==> flow/design.v <==
module pointwise_weight_regs #(
    parameter DATA_W   = 8,
    parameter CIN      = 32,
    parameter COUT     = 64,
    parameter PAR_CIN  = 8,
    parameter PAR_COUT = 8
)(
    input  wire clk,
    input  wire reset,
    input  wire                         wr_en,
    input  wire [$clog2(COUT*CIN)-1:0]  wr_addr,
    input  wire signed [DATA_W-1:0]     wr_data,
    input  wire [$clog2((COUT+PAR_COUT-1)/PAR_COUT)-1:0] cout_blk_idx,
    input  wire [$clog2((CIN +PAR_CIN -1)/PAR_CIN )-1:0] cin_blk_idx,
    output reg  signed [PAR_COUT*PAR_CIN*DATA_W-1:0] weight_vec
);
    localparam NUM_CIN_BLKS  = (CIN  + PAR_CIN  - 1) / PAR_CIN;
    localparam NUM_COUT_BLKS = (COUT + PAR_COUT - 1) / PAR_COUT;
    localparam BLOCK_W       = PAR_COUT * PAR_CIN * DATA_W;
    localparam TOTAL_BLOCKS  = NUM_CIN_BLKS * NUM_COUT_BLKS;
    localparam TOTAL_WEIGHTS = COUT * CIN;
    (* ram_style = "block" *)
    reg signed [BLOCK_W-1:0] weight_mem [0:TOTAL_BLOCKS-1];
    wire [$clog2(COUT)-1:0] wr_cout;
    wire [$clog2(CIN)-1:0]  wr_cin;
    assign wr_cout = wr_addr / CIN;
    assign wr_cin  = wr_addr % CIN;
    wire [$clog2(NUM_COUT_BLKS)-1:0] wr_cout_blk;
    wire [$clog2(NUM_CIN_BLKS)-1:0]  wr_cin_blk;
    assign wr_cout_blk = wr_cout / PAR_COUT;
    assign wr_cin_blk  = wr_cin  / PAR_CIN;
    wire [$clog2(TOTAL_BLOCKS)-1:0] blk_idx;
    assign blk_idx = wr_cout_blk * NUM_CIN_BLKS + wr_cin_blk;
    wire [$clog2(PAR_COUT)-1:0] off_cout;
    wire [$clog2(PAR_CIN)-1:0]  off_cin;
    assign off_cout = wr_cout % PAR_COUT;
    assign off_cin  = wr_cin  % PAR_CIN;
    wire [$clog2(PAR_COUT*PAR_CIN)-1:0] elem_idx;
    assign elem_idx = off_cout * PAR_CIN + off_cin;
    wire [$clog2(BLOCK_W)-1:0] bit_idx;
    assign bit_idx = elem_idx * DATA_W;
    always @(posedge clk) begin
        if (wr_en && (wr_addr < TOTAL_WEIGHTS)) begin
            weight_mem[blk_idx][bit_idx +: DATA_W] <= wr_data;
        end
    end
    always @(posedge clk) begin
        weight_vec <=
            weight_mem[cout_blk_idx * NUM_CIN_BLKS + cin_blk_idx];
    end
endmodule
module pointwise_mac_datapath #(
    parameter DATA_W   = 8,
    parameter ACC_W    = 64,
    parameter PAR_CIN  = 8,    
    parameter PAR_COUT = 8
)(
    input  wire                               clk,
    input  wire                               reset,
    input  wire                               acc_clear,
    input  wire                               acc_enable,
    input  wire signed [PAR_CIN*DATA_W-1:0]   feature_vec,
    input  wire signed [PAR_COUT*PAR_CIN*DATA_W-1:0] weight_vec,
    output wire signed [PAR_COUT*ACC_W-1:0]   acc_out
);
    initial begin
        if (PAR_CIN & (PAR_CIN - 1))
            $error("PAR_CIN must be power of 2.");
    end
    localparam PROD_W   = 2 * DATA_W;
    localparam TREE_LVL = $clog2(PAR_CIN);
    localparam SUM_W    = PROD_W + TREE_LVL;
    localparam LATENCY  = 2 + TREE_LVL;  
    integer g, i;
    reg signed [PAR_CIN*DATA_W-1:0]            feature_vec_r;
    reg signed [PAR_COUT*PAR_CIN*DATA_W-1:0]   weight_vec_r;
    always @(posedge clk) begin
        feature_vec_r <= feature_vec;
        weight_vec_r  <= weight_vec;
    end
    (* use_dsp = "yes" *)
    reg signed [PROD_W-1:0] mult [0:PAR_COUT-1][0:PAR_CIN-1];
    always @(posedge clk) begin
        for (g = 0; g < PAR_COUT; g = g + 1) begin
            for (i = 0; i < PAR_CIN; i = i + 1) begin
                mult[g][i] <=
                    $signed(feature_vec_r[i*DATA_W +: DATA_W]) *
                    $signed(weight_vec_r[(g*PAR_CIN+i)*DATA_W +: DATA_W]);
            end
        end
    end
    reg signed [SUM_W-1:0] tree_lvl 
        [0:PAR_COUT-1][0:TREE_LVL-1][0:PAR_CIN/2-1];
    always @(posedge clk) begin
        for (g = 0; g < PAR_COUT; g = g + 1) begin
            for (i = 0; i < PAR_CIN/2; i = i + 1) begin
                tree_lvl[g][0][i] <=
                    {{(SUM_W-PROD_W){mult[g][2*i][PROD_W-1]}}, mult[g][2*i]} +
                    {{(SUM_W-PROD_W){mult[g][2*i+1][PROD_W-1]}}, mult[g][2*i+1]};
            end
        end
    end
    genvar lvl;
    generate
        for (lvl = 1; lvl < TREE_LVL; lvl = lvl + 1) begin : TREE_GEN
            integer idx;
            always @(posedge clk) begin
                for (g = 0; g < PAR_COUT; g = g + 1) begin
                    for (idx = 0; idx < (PAR_CIN >> (lvl+1)); idx = idx + 1) begin
                        tree_lvl[g][lvl][idx] <=
                            tree_lvl[g][lvl-1][2*idx] +
                            tree_lvl[g][lvl-1][2*idx+1];
                    end
                end
            end
        end
    endgenerate
    wire signed [SUM_W-1:0] cycle_sum [0:PAR_COUT-1];
    genvar gi;
    generate
        for (gi = 0; gi < PAR_COUT; gi = gi + 1) begin : SUM_OUT
            assign cycle_sum[gi] = tree_lvl[gi][TREE_LVL-1][0];
        end
    endgenerate
    reg [LATENCY-1:0] acc_enable_pipe;
    reg [LATENCY-1:0] acc_clear_pipe;
    always @(posedge clk) begin
        if (reset) begin
            acc_enable_pipe <= 0;
            acc_clear_pipe  <= 0;
        end
        else begin
            acc_enable_pipe <= {acc_enable_pipe[LATENCY-2:0], acc_enable};
            acc_clear_pipe  <= {acc_clear_pipe[LATENCY-2:0],  acc_clear};
        end
    end
    wire acc_enable_aligned = acc_enable_pipe[LATENCY-1];
    wire acc_clear_aligned  = acc_clear_pipe[LATENCY-1];
    (* use_dsp = "yes" *)
    reg signed [ACC_W-1:0] acc_reg [0:PAR_COUT-1];
    always @(posedge clk) begin
        if (reset) begin
            for (g = 0; g < PAR_COUT; g = g + 1)
                acc_reg[g] <= 0;
        end
        else if (acc_clear_aligned) begin
            for (g = 0; g < PAR_COUT; g = g + 1)
                acc_reg[g] <= 0;
        end
        else if (acc_enable_aligned) begin
            for (g = 0; g < PAR_COUT; g = g + 1)
                acc_reg[g] <= acc_reg[g] + cycle_sum[g];
        end
    end
    generate
        for (gi = 0; gi < PAR_COUT; gi = gi + 1) begin : OUT_PACK
            assign acc_out[gi*ACC_W +: ACC_W] = acc_reg[gi];
        end
    endgenerate
endmodule
module pointwise_conv1x1_fsm_axis #(
    parameter DATA_W   = 8,
    parameter ACC_W    = 64,
    parameter CIN      = 32,
    parameter COUT     = 64,
    parameter PAR_CIN  = 8,
    parameter PAR_COUT = 8,
    parameter MAC_LATENCY = 5
)(
    input  wire clk,
    input  wire reset,
    input  wire s_axis_tvalid,
    output wire s_axis_tready,
    output wire m_axis_tvalid,
    input  wire m_axis_tready,
    input  wire signed [CIN*DATA_W-1:0] feature_vec,
    input  wire signed [PAR_COUT*ACC_W-1:0] acc_out,
    output reg  acc_clear,
    output reg  acc_enable,
    output reg signed [COUT*DATA_W-1:0] out_vec,
    output reg signed [CIN*DATA_W-1:0] feature_reg,
    output reg [$clog2((CIN+PAR_CIN-1)/PAR_CIN)-1:0]   cin_blk_idx,
    output reg [$clog2((COUT+PAR_COUT-1)/PAR_COUT)-1:0] cout_blk_idx,
    output reg o_intr
);
    localparam NUM_CIN_ITER  = (CIN  + PAR_CIN  - 1) / PAR_CIN;
    localparam NUM_COUT_ITER = (COUT + PAR_COUT - 1) / PAR_COUT;
    localparam IDLE      = 3'd0,
               LOAD      = 3'd1,
               ACCUM     = 3'd2,
               WAIT_PIPE = 3'd3,
               STORE     = 3'd4,
               DONE      = 3'd5;
    reg [2:0] state, next_state;
    reg [$clog2(NUM_CIN_ITER)-1:0]  cin_cnt;
    reg [$clog2(NUM_COUT_ITER)-1:0] cout_cnt;
    reg [$clog2(MAC_LATENCY)-1:0]   pipe_cnt;
    always @(posedge clk)
        if (reset)
            state <= IDLE;
        else
            state <= next_state;
    always @(*) begin
        next_state = state;
        case (state)
            IDLE:
                if (s_axis_tvalid)
                    next_state = LOAD;
            LOAD:
                next_state = ACCUM;
            ACCUM:
                if (cin_cnt == NUM_CIN_ITER-1)
                    next_state = WAIT_PIPE;
            WAIT_PIPE:
                if (pipe_cnt == MAC_LATENCY-1)
                    next_state = STORE;
            STORE:
                if (cout_cnt == NUM_COUT_ITER-1)
                    next_state = DONE;
                else
                    next_state = LOAD;
            DONE:
                if (m_axis_tready)
                    next_state = IDLE;
        endcase
    end
    function automatic signed [DATA_W-1:0] saturate;
        input signed [ACC_W-1:0] val;
        begin
            if (val > 127)
                saturate = 127;
            else if (val < -128)
                saturate = -128;
            else
                saturate = val[DATA_W-1:0];
        end
    endfunction
    integer g;
    always @(posedge clk) begin
        if (reset) begin
            cin_cnt      <= 0;
            cout_cnt     <= 0;
            pipe_cnt     <= 0;
            cin_blk_idx  <= 0;
            cout_blk_idx <= 0;
            acc_enable   <= 0;
            acc_clear    <= 0;
            out_vec      <= 0;
            feature_reg  <= 0;
            o_intr       <= 0;
        end
        else begin
            acc_enable <= 0;
            acc_clear  <= 0;
            o_intr     <= 0;
            if (state == ACCUM && next_state == WAIT_PIPE)
                pipe_cnt <= 0;
            else if (state == WAIT_PIPE)
                pipe_cnt <= pipe_cnt + 1;
            case (state)
                IDLE:
                begin
                    cin_cnt  <= 0;
                    cout_cnt <= 0;
                    if (s_axis_tvalid)
                        feature_reg <= feature_vec;   
                end
                LOAD:
                begin
                    cin_cnt      <= 0;
                    cin_blk_idx  <= 0;
                    cout_blk_idx <= cout_cnt;
                    acc_clear    <= 1;
                end
                ACCUM:
                begin
                    acc_enable  <= 1;
                    cin_blk_idx <= cin_cnt + 1;
                    if (cin_cnt != NUM_CIN_ITER-1)
                        cin_cnt <= cin_cnt + 1;
                end
                WAIT_PIPE:
                begin
                end
                STORE:
                begin
                    for (g = 0; g < PAR_COUT; g = g + 1)
                        if ((cout_cnt*PAR_COUT + g) < COUT)
                            out_vec[(cout_cnt*PAR_COUT + g)*DATA_W +: DATA_W]
                                <= saturate(acc_out[g*ACC_W +: ACC_W]);
                    if (cout_cnt != NUM_COUT_ITER-1)
                        cout_cnt <= cout_cnt + 1;
                end
                DONE:
                begin
                    o_intr <= 1;
                end
            endcase
        end
    end
    assign s_axis_tready = (state == IDLE);
    assign m_axis_tvalid = (state == DONE);
endmodule
module pointwise_layer_stream #(
    parameter DATA_W   = 8,
    parameter ACC_W    = 64,
    parameter CIN      = 16,
    parameter COUT     = 16,
    parameter PAR_CIN       = 8,
    parameter PAR_COUT       = 4
)(
    input  wire clk,
    input  wire reset,
    input  wire [CIN*DATA_W-1:0]  s_axis_tdata,
    input  wire                   s_axis_tvalid,
    output wire                   s_axis_tready,
    output wire [COUT*DATA_W-1:0] m_axis_tdata,
    output wire                   m_axis_tvalid,
    input  wire                   m_axis_tready,
    input  wire                         pw_wr_en,
    input  wire [$clog2(COUT*CIN)-1:0]  pw_wr_addr,
    input  wire signed [DATA_W-1:0]     pw_wr_data,
    output wire o_intr
);
    localparam NUM_CIN_ITER  = (CIN  + PAR_CIN  - 1) / PAR_CIN;
    localparam NUM_COUT_ITER = (COUT + PAR_COUT - 1) / PAR_COUT;
    localparam MAC_LATENCY = 3 + $clog2(PAR_CIN);
    wire                                  acc_clear;
    wire                                  acc_enable;
    wire signed [PAR_COUT*ACC_W-1:0]      acc_out;
    wire signed [CIN*DATA_W-1:0]          feature_full_reg;
    wire signed [PAR_CIN*DATA_W-1:0]      feature_slice;
    wire signed [PAR_COUT*PAR_CIN*DATA_W-1:0] weight_vec_block;
    wire [$clog2(NUM_CIN_ITER)-1:0]       cin_blk_idx;
    wire [$clog2(NUM_COUT_ITER)-1:0]      cout_blk_idx;
    wire signed [COUT*DATA_W-1:0]         fsm_out_vec;
    wire                                  fsm_m_axis_tvalid;
    pointwise_conv1x1_fsm_axis #(
        .DATA_W       (DATA_W),
        .ACC_W        (ACC_W),
        .CIN          (CIN),
        .COUT         (COUT),
        .PAR_CIN      (PAR_CIN),
        .PAR_COUT     (PAR_COUT),
        .MAC_LATENCY  (MAC_LATENCY)
    ) FSM (
        .clk            (clk),
        .reset          (reset),
        .s_axis_tvalid  (s_axis_tvalid),
        .s_axis_tready  (s_axis_tready),
        .m_axis_tvalid  (fsm_m_axis_tvalid),
        .m_axis_tready  (m_axis_tready),
        .feature_vec    (s_axis_tdata),       
        .acc_out        (acc_out),
        .acc_clear      (acc_clear),
        .acc_enable     (acc_enable),
        .out_vec        (fsm_out_vec),
        .feature_reg    (feature_full_reg),   
        .cin_blk_idx    (cin_blk_idx),
        .cout_blk_idx   (cout_blk_idx),
        .o_intr         (o_intr)
    );
    reg signed [PAR_CIN*DATA_W-1:0] feature_slice_r;
    always @(posedge clk)
        feature_slice_r <=
            feature_full_reg[
                cin_blk_idx * PAR_CIN * DATA_W +: PAR_CIN * DATA_W
            ];
    assign feature_slice = feature_slice_r;
    pointwise_weight_regs #(
        .DATA_W   (DATA_W),
        .CIN      (CIN),
        .COUT     (COUT),
        .PAR_CIN  (PAR_CIN),
        .PAR_COUT (PAR_COUT)
    ) PW_WREGS (
        .clk          (clk),
        .reset        (reset),
        .wr_en        (pw_wr_en),
        .wr_addr      (pw_wr_addr),
        .wr_data      (pw_wr_data),
        .cin_blk_idx  (cin_blk_idx),
        .cout_blk_idx (cout_blk_idx),
        .weight_vec   (weight_vec_block)
    );
    pointwise_mac_datapath #(
        .DATA_W   (DATA_W),
        .ACC_W    (ACC_W),
        .PAR_CIN  (PAR_CIN),
        .PAR_COUT (PAR_COUT)
    ) MAC_DP (
        .clk         (clk),
        .reset       (reset),
        .acc_clear   (acc_clear),
        .acc_enable  (acc_enable),
        .feature_vec (feature_slice),    
        .weight_vec  (weight_vec_block),
        .acc_out     (acc_out)
    );
    assign m_axis_tdata  = fsm_out_vec;
    assign m_axis_tvalid = fsm_m_axis_tvalid;
endmodule
# Tool chain data of pointwise_layer_stream
# Each step is given for the RTL above and for the edited RTL.
# "before" refers to lines of the RTL above, "after" to lines of the edited file.
# "diff": "after" minus "before" as printed here.
# Operators: Yosys type, input widths -> output width; for muxes data width and select width s.
# Library cell names are shortened.
# A cell with n/a has no value.
[setup] top_module="pointwise_layer_stream" clock="clk" library="sky130hd" corner="tt_025C_1v80"

# The edit
# The edit as a unified diff against the file above.
# The edit is scripted: it alters the design's behaviour and was not made to optimise anything.
# begin of diff
@@ -85,5 +85,5 @@
             for (i = 0; i < PAR_CIN; i = i + 1) begin
                 mult[g][i] <=
-                    $signed(feature_vec_r[i*DATA_W +: DATA_W]) *
+                    $signed(feature_vec_r[i*DATA_W +: DATA_W]) &
                     $signed(weight_vec_r[(g*PAR_CIN+i)*DATA_W +: DATA_W]);
             end
# end of diff

# Word level
# Counts by Yosys on the flattened word-level netlist (proc, flatten, opt, wreduce). Print and check cells are left out. Cells with the same type and inputs are merged into one.
# Yosys's memory passes give these memory sizes; they may raise the number of words (mostly to a power of two), join words into wider ones and drop unused or constant bits.
[bits] item="input_bits" before=149 after=149 diff=0
[bits] item="clocked_rd_ports_x_width" before=256 after=256 diff=0
[bits] item="ram_bits" before=2048 after=2048 diff=0
[bits] item="n_memories" before=1 after=1 diff=0
[bits] item="output_inout_bits" before=131 after=131 diff=0
[bits] item="reg_bits" before=1965 after=1709 diff=-256
[bits] item="wordCells" before=262 after=262 diff=0
[classes] item="cmp" before=13 after=13 diff=0
[classes] item="n_shift" before=11 after=11 diff=0
[classes] item="n_addsub" before=45 after=45 diff=0
[classes] item="logic" before=12 after=44 diff=32
[classes] item="n_mul" before=32 after=0 diff=-32
[classes] item="mux" before=47 after=47 diff=0
[classes] item="reduce_and_logical" before=11 after=11 diff=0
[classes] item="n_eq" before=10 after=10 diff=0
[mem_list] item="memory_list" before="PW_WREGS.weight_mem 8 x 256 bit 1R1W" after="PW_WREGS.weight_mem 8 x 256 bit 1R1W"
[op_table] op="$mul 8x8->16" before=32 after=0 diff=-32
[op_table] op="$and 8x8->8" before=0 after=32 diff=32
[op_table] op="$add 16x16->17" before=16 after=0 diff=-16
[op_table] op="$add 8x8->9" before=0 after=16 diff=16
[op_table] op="$mux 8" before=20 after=20 diff=0
[op_table] op="$add 19x19->19" before=12 after=12 diff=0
[op_table] op="$mux 128" before=10 after=10 diff=0
[op_table] op="$mux 3" before=6 after=6 diff=0
[op_table] op="$add 64x19->64" before=4 after=4 diff=0
[op_table] op="$and 128x128->128" before=4 after=4 diff=0
[op_table] op="$gt 64x8->1 const B" before=4 after=4 diff=0
[op_table] op="$lt 64x8->1 const B" before=4 after=4 diff=0
[op_table] op="$mux 1" before=4 after=4 diff=0
[op_table] op="$not 128->128" before=4 after=4 diff=0
[op_table] op="$or 128x128->128" before=4 after=4 diff=0
[op_table] op="$shift 8x33->128" before=4 after=4 diff=0
[op_table] op="$shift 8x33->128 const A" before=4 after=4 diff=0
[op_table] op="$eq 3x2->1 const B" before=3 after=3 diff=0
[op_table] op="$eq 3x3->1 const B" before=3 after=3 diff=0
[op_table] op="$lt 32x5->1 const B" before=3 after=3 diff=0
[op_table] op="$neg 32->33" before=3 after=3 diff=0
[op_table] op="$reduce_bool 2->1" before=3 after=3 diff=0
[op_table] op="$reduce_or 2->1" before=3 after=3 diff=0
[op_table] op="$add 3x1->3" before=2 after=2 diff=0
[op_table] op="$add 4x2->5 const B" before=2 after=2 diff=0
[op_table] op="$logic_and 1x1->1" before=2 after=2 diff=0
[op_table] op="$mux 256" before=2 after=2 diff=0
[op_table] op="$pmux 1 s2" before=2 after=2 diff=0
# Not every row of either side is listed.

# Logic depth
# Depth = most cells in a row (Yosys ltp): at word level without a register or memory, in the mapped netlist without a sequential cell, where the memories' decode and read muxes count.
[depth] item="depth_word" before=24 after=24 diff=0
[depth] item="ABC_AREA" before="0" after="0"
[depth] item="ltp_mapped" before=22 after=15 diff=-7
[depth] item="ltp_nobuf" before=21 after=15 diff=-6

# Mapped cells and area
# Source: synth_stat.txt of the flow (Yosys; design flattened, memories mapped). It holds for the ABC_AREA given above (unset counts as 0); a run with the other value may have another netlist.
[by_type] type="inv_1" before=3046 after=337 diff=-2709
[by_type] type="fa_1" before=1792 after=48 diff=-1744
[by_type] type="ha_1" before=1650 after=530 diff=-1120
[by_type] type="and2_1" before=1320 after=300 diff=-1020
[by_type] type="nand2_1" before=1348 after=681 diff=-667
[by_type] type="xnor2_1" before=846 after=293 diff=-553
[by_type] type="dfxtp_1" before=2195 after=1811 diff=-384
[by_type] type="nor2_1" before=1330 after=954 diff=-376
[by_type] type="a21oi_1" before=1186 after=872 diff=-314
[by_type] type="o21ai_0" before=585 after=350 diff=-235
[by_type] type="clkbuf_1" before=579 after=381 diff=-198
[by_type] type="nor2b_1" before=238 after=66 diff=-172
[by_type] type="o21bai_1" before=218 after=111 diff=-107
[by_type] type="nand2b_1" before=152 after=65 diff=-87
[by_type] type="xor2_1" before=228 after=149 diff=-79
[by_type] type="nor3_1" before=135 after=63 diff=-72
[by_type] type="a21boi_0" before=87 after=19 diff=-68
[by_type] type="a21o_1" before=288 after=244 diff=-44
# Not every row of either side is listed.
[synth_totals] item="stdcells" before=21305 after=11215 diff=-10090
[synth_totals] item="synth_area_um2" before=243489.8 after=152692.7 diff=-90797.1
[synth_totals] item="ffs" before=4243 after=3859 diff=-384
[synth_totals] item="buf_cells" before=680 after=510 diff=-170
# By module: a second synthesis without flattening, with its own total; a netlist apart from the flattened one above.
[unflattened] item="hier_cells" before=21061 after=10597 diff=-10464
[unflattened] item="area_unflattened_um2" before=244293.0 after=149727.4 diff=-94565.6
# Rows give one instance, submodules left out.
[by_module_before] mod="pointwise_mac_datapath" area_um2=145492.0 mod_seq_area_um2=31830.5 n_cells=15698 n_inst=1
[by_module_before] mod="pointwise_weight_regs" area_um2=85921.2 mod_seq_area_um2=66623.9 n_cells=4063 n_inst=1
[by_module_before] mod="pointwise_conv1x1_fsm_axis" area_um2=10521.3 mod_seq_area_um2=5545.3 n_cells=1165 n_inst=1
[by_module_before] mod="pointwise_layer_stream" area_um2=2358.5 mod_seq_area_um2=1281.2 n_cells=135 n_inst=1
[by_module_after] mod="pointwise_weight_regs" area_um2=85921.2 mod_seq_area_um2=66623.9 n_cells=4063 n_inst=1
[by_module_after] mod="pointwise_mac_datapath" area_um2=50926.3 mod_seq_area_um2=22861.9 n_cells=5234 n_inst=1
[by_module_after] mod="pointwise_conv1x1_fsm_axis" area_um2=10521.3 mod_seq_area_um2=5545.3 n_cells=1165 n_inst=1
[by_module_after] mod="pointwise_layer_stream" area_um2=2358.5 mod_seq_area_um2=1281.2 n_cells=135 n_inst=1

# Timing after synthesis
# OpenSTA on the mapped netlist: ideal clock, no wires. The path of least setup slack (recovery checks aside). Input and output delay are each 20% of the period. Register names are those of the netlist, which keeps one name where synthesis merged equal registers.
[synth_path] item="path_kind" before="register to register" after="register to register"
[synth_path] item="from" before="reg MAC_DP.feature_vec_r[57]" after="reg MAC_DP.tree_lvl"
[synth_path] item="to" before="reg MAC_DP.mult" after="reg MAC_DP.acc_reg[0][62]"
[synth_path] item="t_arrival_ps" before=4421 after=3894 diff=-527
[synth_path] item="launch_ps" before=0 after=0 diff=0
[synth_path] item="stages" before=20 after=14 diff=-6
[synth_path] item="tclk_ps" before=10000 after=10000 diff=0
[synth_path] item="setup_time_ps" before=72 after=125 diff=53
[synth_path] item="delay_ps" before=4493 after=4019 diff=-474
[synth_path] item="slack_ps" before=5507 after=5980 diff=473
[synth_path] item="synth_period_reached_ps" before=4493 after=4020 diff=-473
# "delay_ps" = arrival - input delay + setup time.
# "stages" counts driving pins, that of a launching flip-flop among them; a cell with two outputs on the path counts twice.
# "synth_period_reached_ps" is the clock period less the worst setup slack; recovery checks do not enter. This is arithmetic on one report: input and output delays are still those of the set period (20% each).
# Where an end lacks its bit number, it is one bit of the signal, or one of the new flip-flops if synthesis recoded a state register.
# Between the ends stands the longest chain of elaborated cells between them, by number of cells; it is not shown to be the way that was timed. Of several equally long chains one is given.
# Each line given opens the expression or statement behind the cell; cells for indexed reads and writes are added by Yosys, which also makes memories of some case tables.
# At most two assigning lines are given for a register; there are more.
[synth_between_before] path_cell_list="dfxtp_1 -> clkbuf_1 -> nand2_1 -> fa_1 -> fa_1 -> inv_1 -> fa_1 -> inv_1 -> fa_1 -> inv_1 -> ha_1 -> inv_1 -> o21bai_1 -> a21o_1 -> a21o_1 -> a21oi_1 -> o21bai_1 -> a21o_1 -> a21oi_1 -> xnor2_1" elab_chain_len=1 cone_cells=1 cone_lines=1
[synth_lines_before] item="start: declaration" line=75 text="reg signed [PAR_CIN*DATA_W-1:0]            feature_vec_r;"
[synth_lines_before] item="start: assignment" line=78 text="feature_vec_r <= feature_vec;"
[synth_lines_before] item="$mul 8x8->16" line=87 text="$signed(feature_vec_r[i*DATA_W +: DATA_W]) *"
[synth_lines_before] item="end: assignment" line=86 text="mult[g][i] <="
[synth_lines_before] item="end: declaration" line=82 text="reg signed [PROD_W-1:0] mult [0:PAR_COUT-1][0:PAR_CIN-1];"
[synth_between_after] path_cell_list="dfxtp_1 -> ha_1 -> a21o_1 -> a21o_1 -> a21o_1 -> a221o_1 -> a21oi_1 -> a21oi_2 -> o41ai_4 -> o41ai_2 -> a41o_1 -> a21oi_1 -> xor2_1 -> o21ai_1" elab_chain_len=1 cone_cells=1 cone_lines=1
[synth_lines_after] item="start: declaration" line=92 text="reg signed [SUM_W-1:0] tree_lvl"
[synth_lines_after] item="start: assignment" line=110 text="tree_lvl[g][lvl][idx] <="
[synth_lines_after] item="$add 64x19->64" line=152 text="acc_reg[g] <= acc_reg[g] + cycle_sum[g];"
[synth_lines_after] item="end: assignment" line=148 text="acc_reg[g] <= 0;"
[synth_lines_after] item="end: assignment" line=152
[synth_lines_after] item="end: declaration" line=140 text="reg signed [ACC_W-1:0] acc_reg [0:PAR_COUT-1];"

# Timing after layout
# From the final timing report of the runs of set A: the path of least setup slack in the routed layout; clock arrival at registers is part of the times.
# The report prints the path's times to 10 ps; the period is as set.
[layout_path] item="path_kind" before="register to register" after="register to register"
[layout_path] item="from" before="reg MAC_DP.feature_vec_r[3]" after="reg MAC_DP.acc_reg[2][0]"
[layout_path] item="to" before="reg MAC_DP.mult" after="reg MAC_DP.acc_reg[2][54]"
[layout_path] item="slack_ps" before=330 after=1170 diff=840
[layout_path] item="tclk_ps" before=5260 after=5260 diff=0
[layout_path] item="stages" before=22 after=16 diff=-6
[layout_path] item="launch_ps" before=1000 after=950 diff=-50
[layout_path] item="setup_time_ps" before=110 after=150 diff=40
[layout_path] item="t_arrival_ps" before=5810 after=4910 diff=-900
# Where an end lacks its bit number, it is one bit of the signal, or one of the new flip-flops if synthesis recoded a state register.
# Between the ends stands the longest chain of elaborated cells between them, by number of cells; it is not shown to be the way that was timed. Of several equally long chains one is given.
# At most two assigning lines are given for a register; there are more.
[layout_between_before] path_cell_list="dfxtp_1 -> buf_4 -> and2_1 -> ha_1 -> inv_1 -> fa_1 -> inv_1 -> ha_1 -> inv_1 -> fa_1 -> inv_1 -> ha_1 -> a21o_1 -> a21oi_1 -> o21bai_1 -> a21oi_1 -> o21bai_1 -> a21oi_1 -> o21bai_1 -> a21oi_1 -> o21ai_0 -> xnor2_1" elab_chain_len=1 cone_cells=1 cone_lines=1
[layout_lines_before] item="start: declaration" line=75 text="reg signed [PAR_CIN*DATA_W-1:0]            feature_vec_r;"
[layout_lines_before] item="start: assignment" line=78 text="feature_vec_r <= feature_vec;"
[layout_lines_before] item="$mul 8x8->16" line=87 text="$signed(feature_vec_r[i*DATA_W +: DATA_W]) *"
[layout_lines_before] item="end: assignment" line=86 text="mult[g][i] <="
[layout_lines_before] item="end: declaration" line=82 text="reg signed [PROD_W-1:0] mult [0:PAR_COUT-1][0:PAR_CIN-1];"
[layout_between_after] path_cell_list="dfxtp_1 -> ha_1 -> inv_1 -> fa_1 -> nand2b_1 -> a211oi_2 -> o21bai_1 -> nand2_1 -> a21oi_1 -> o31ai_1 -> a31oi_1 -> o21ai_1 -> a31oi_1 -> o21ai_0 -> xnor2_1 -> o21ai_0" elab_chain_len=1 cone_cells=1 cone_lines=1
[layout_lines_after] item="start: declaration" line=140 text="reg signed [ACC_W-1:0] acc_reg [0:PAR_COUT-1];"
[layout_lines_after] item="start: assignment" line=144 text="acc_reg[g] <= 0;"
[layout_lines_after] item="start: assignment" line=152 text="acc_reg[g] <= acc_reg[g] + cycle_sum[g];"
[layout_lines_after] item="$add 64x19->64" line=152
[layout_lines_after] item="end: assignment" line=148 text="acc_reg[g] <= 0;"
[layout_lines_after] item="end: assignment" line=152
[layout_lines_after] item="end: declaration" line=140

# Flow runs
# Runs of the flow (Yosys, OpenROAD) on both versions; the two runs of a pair have the same settings. The constraints put input and output delay at 20% of the set period each and load the outputs with 0.01 pF.
[flow_settings_set_A] CORE_UTILIZATION=45 period_ns=5.26 CAP_MARGIN=20 CORE_MARGIN=2 SLEW_MARGIN=20
[results_set_A] item="design_power_w" before=0.127864 after=0.071644 diff=-0.056220
[results_set_A] item="layout_stdcell_area_um2" before=272785.0 after=174763.0 diff=-98022.0
[results_set_A] item="yosys_chip_area_um2" before=243489.8 after=152692.7 diff=-90797.1
[results_set_A] item="die_um2" before=546986.0 after=343994.0 diff=-202992.0
[results_set_A] item="timing.setup.tns_ps" before=0 after=0 diff=0
[results_set_A] item="achievedPeriod_ps" before=4931 after=4095 diff=-836
[results_set_A] item="final_setup_ws_ps" before=329 after=1165 diff=836
[flow_settings_set_B] CORE_ASPECT_RATIO=0.8 CORE_MARGIN=4 CORE_UTILIZATION=65 CTS_CLUSTER_DIAMETER=96 CTS_CLUSTER_SIZE=82 GPL_ROUTABILITY_DRIVEN=0 GPL_TIMING_DRIVEN=0 SETUP_SLACK_MARGIN=2.1 TNS_END_PERCENT=75 period_ns=9.41 CAP_MARGIN=20 SLEW_MARGIN=20
[results_set_B] item="design_power_w" before=0.064565 after=0.031577 diff=-0.032988
[results_set_B] item="layout_stdcell_area_um2" before=259455.0 after=164283.0 diff=-95172.0
[results_set_B] item="yosys_chip_area_um2" before=243489.8 after=152692.7 diff=-90797.1
[results_set_B] item="die_um2" before=384516.0 after=242780.0 diff=-141736.0
[results_set_B] item="timing.setup.tns_ps" before=0 after=0 diff=0
[results_set_B] item="achievedPeriod_ps" before=6231 after=6253 diff=22
[results_set_B] item="final_setup_ws_ps" before=3179 after=3157 diff=-22
# "achievedPeriod_ps" = clock period - worst setup slack. The figure is calculated, with input and output delays left at 20% of the set period.
# "design_power_w" rests on the timing tool's default activity at the inputs, not on a simulated workload.
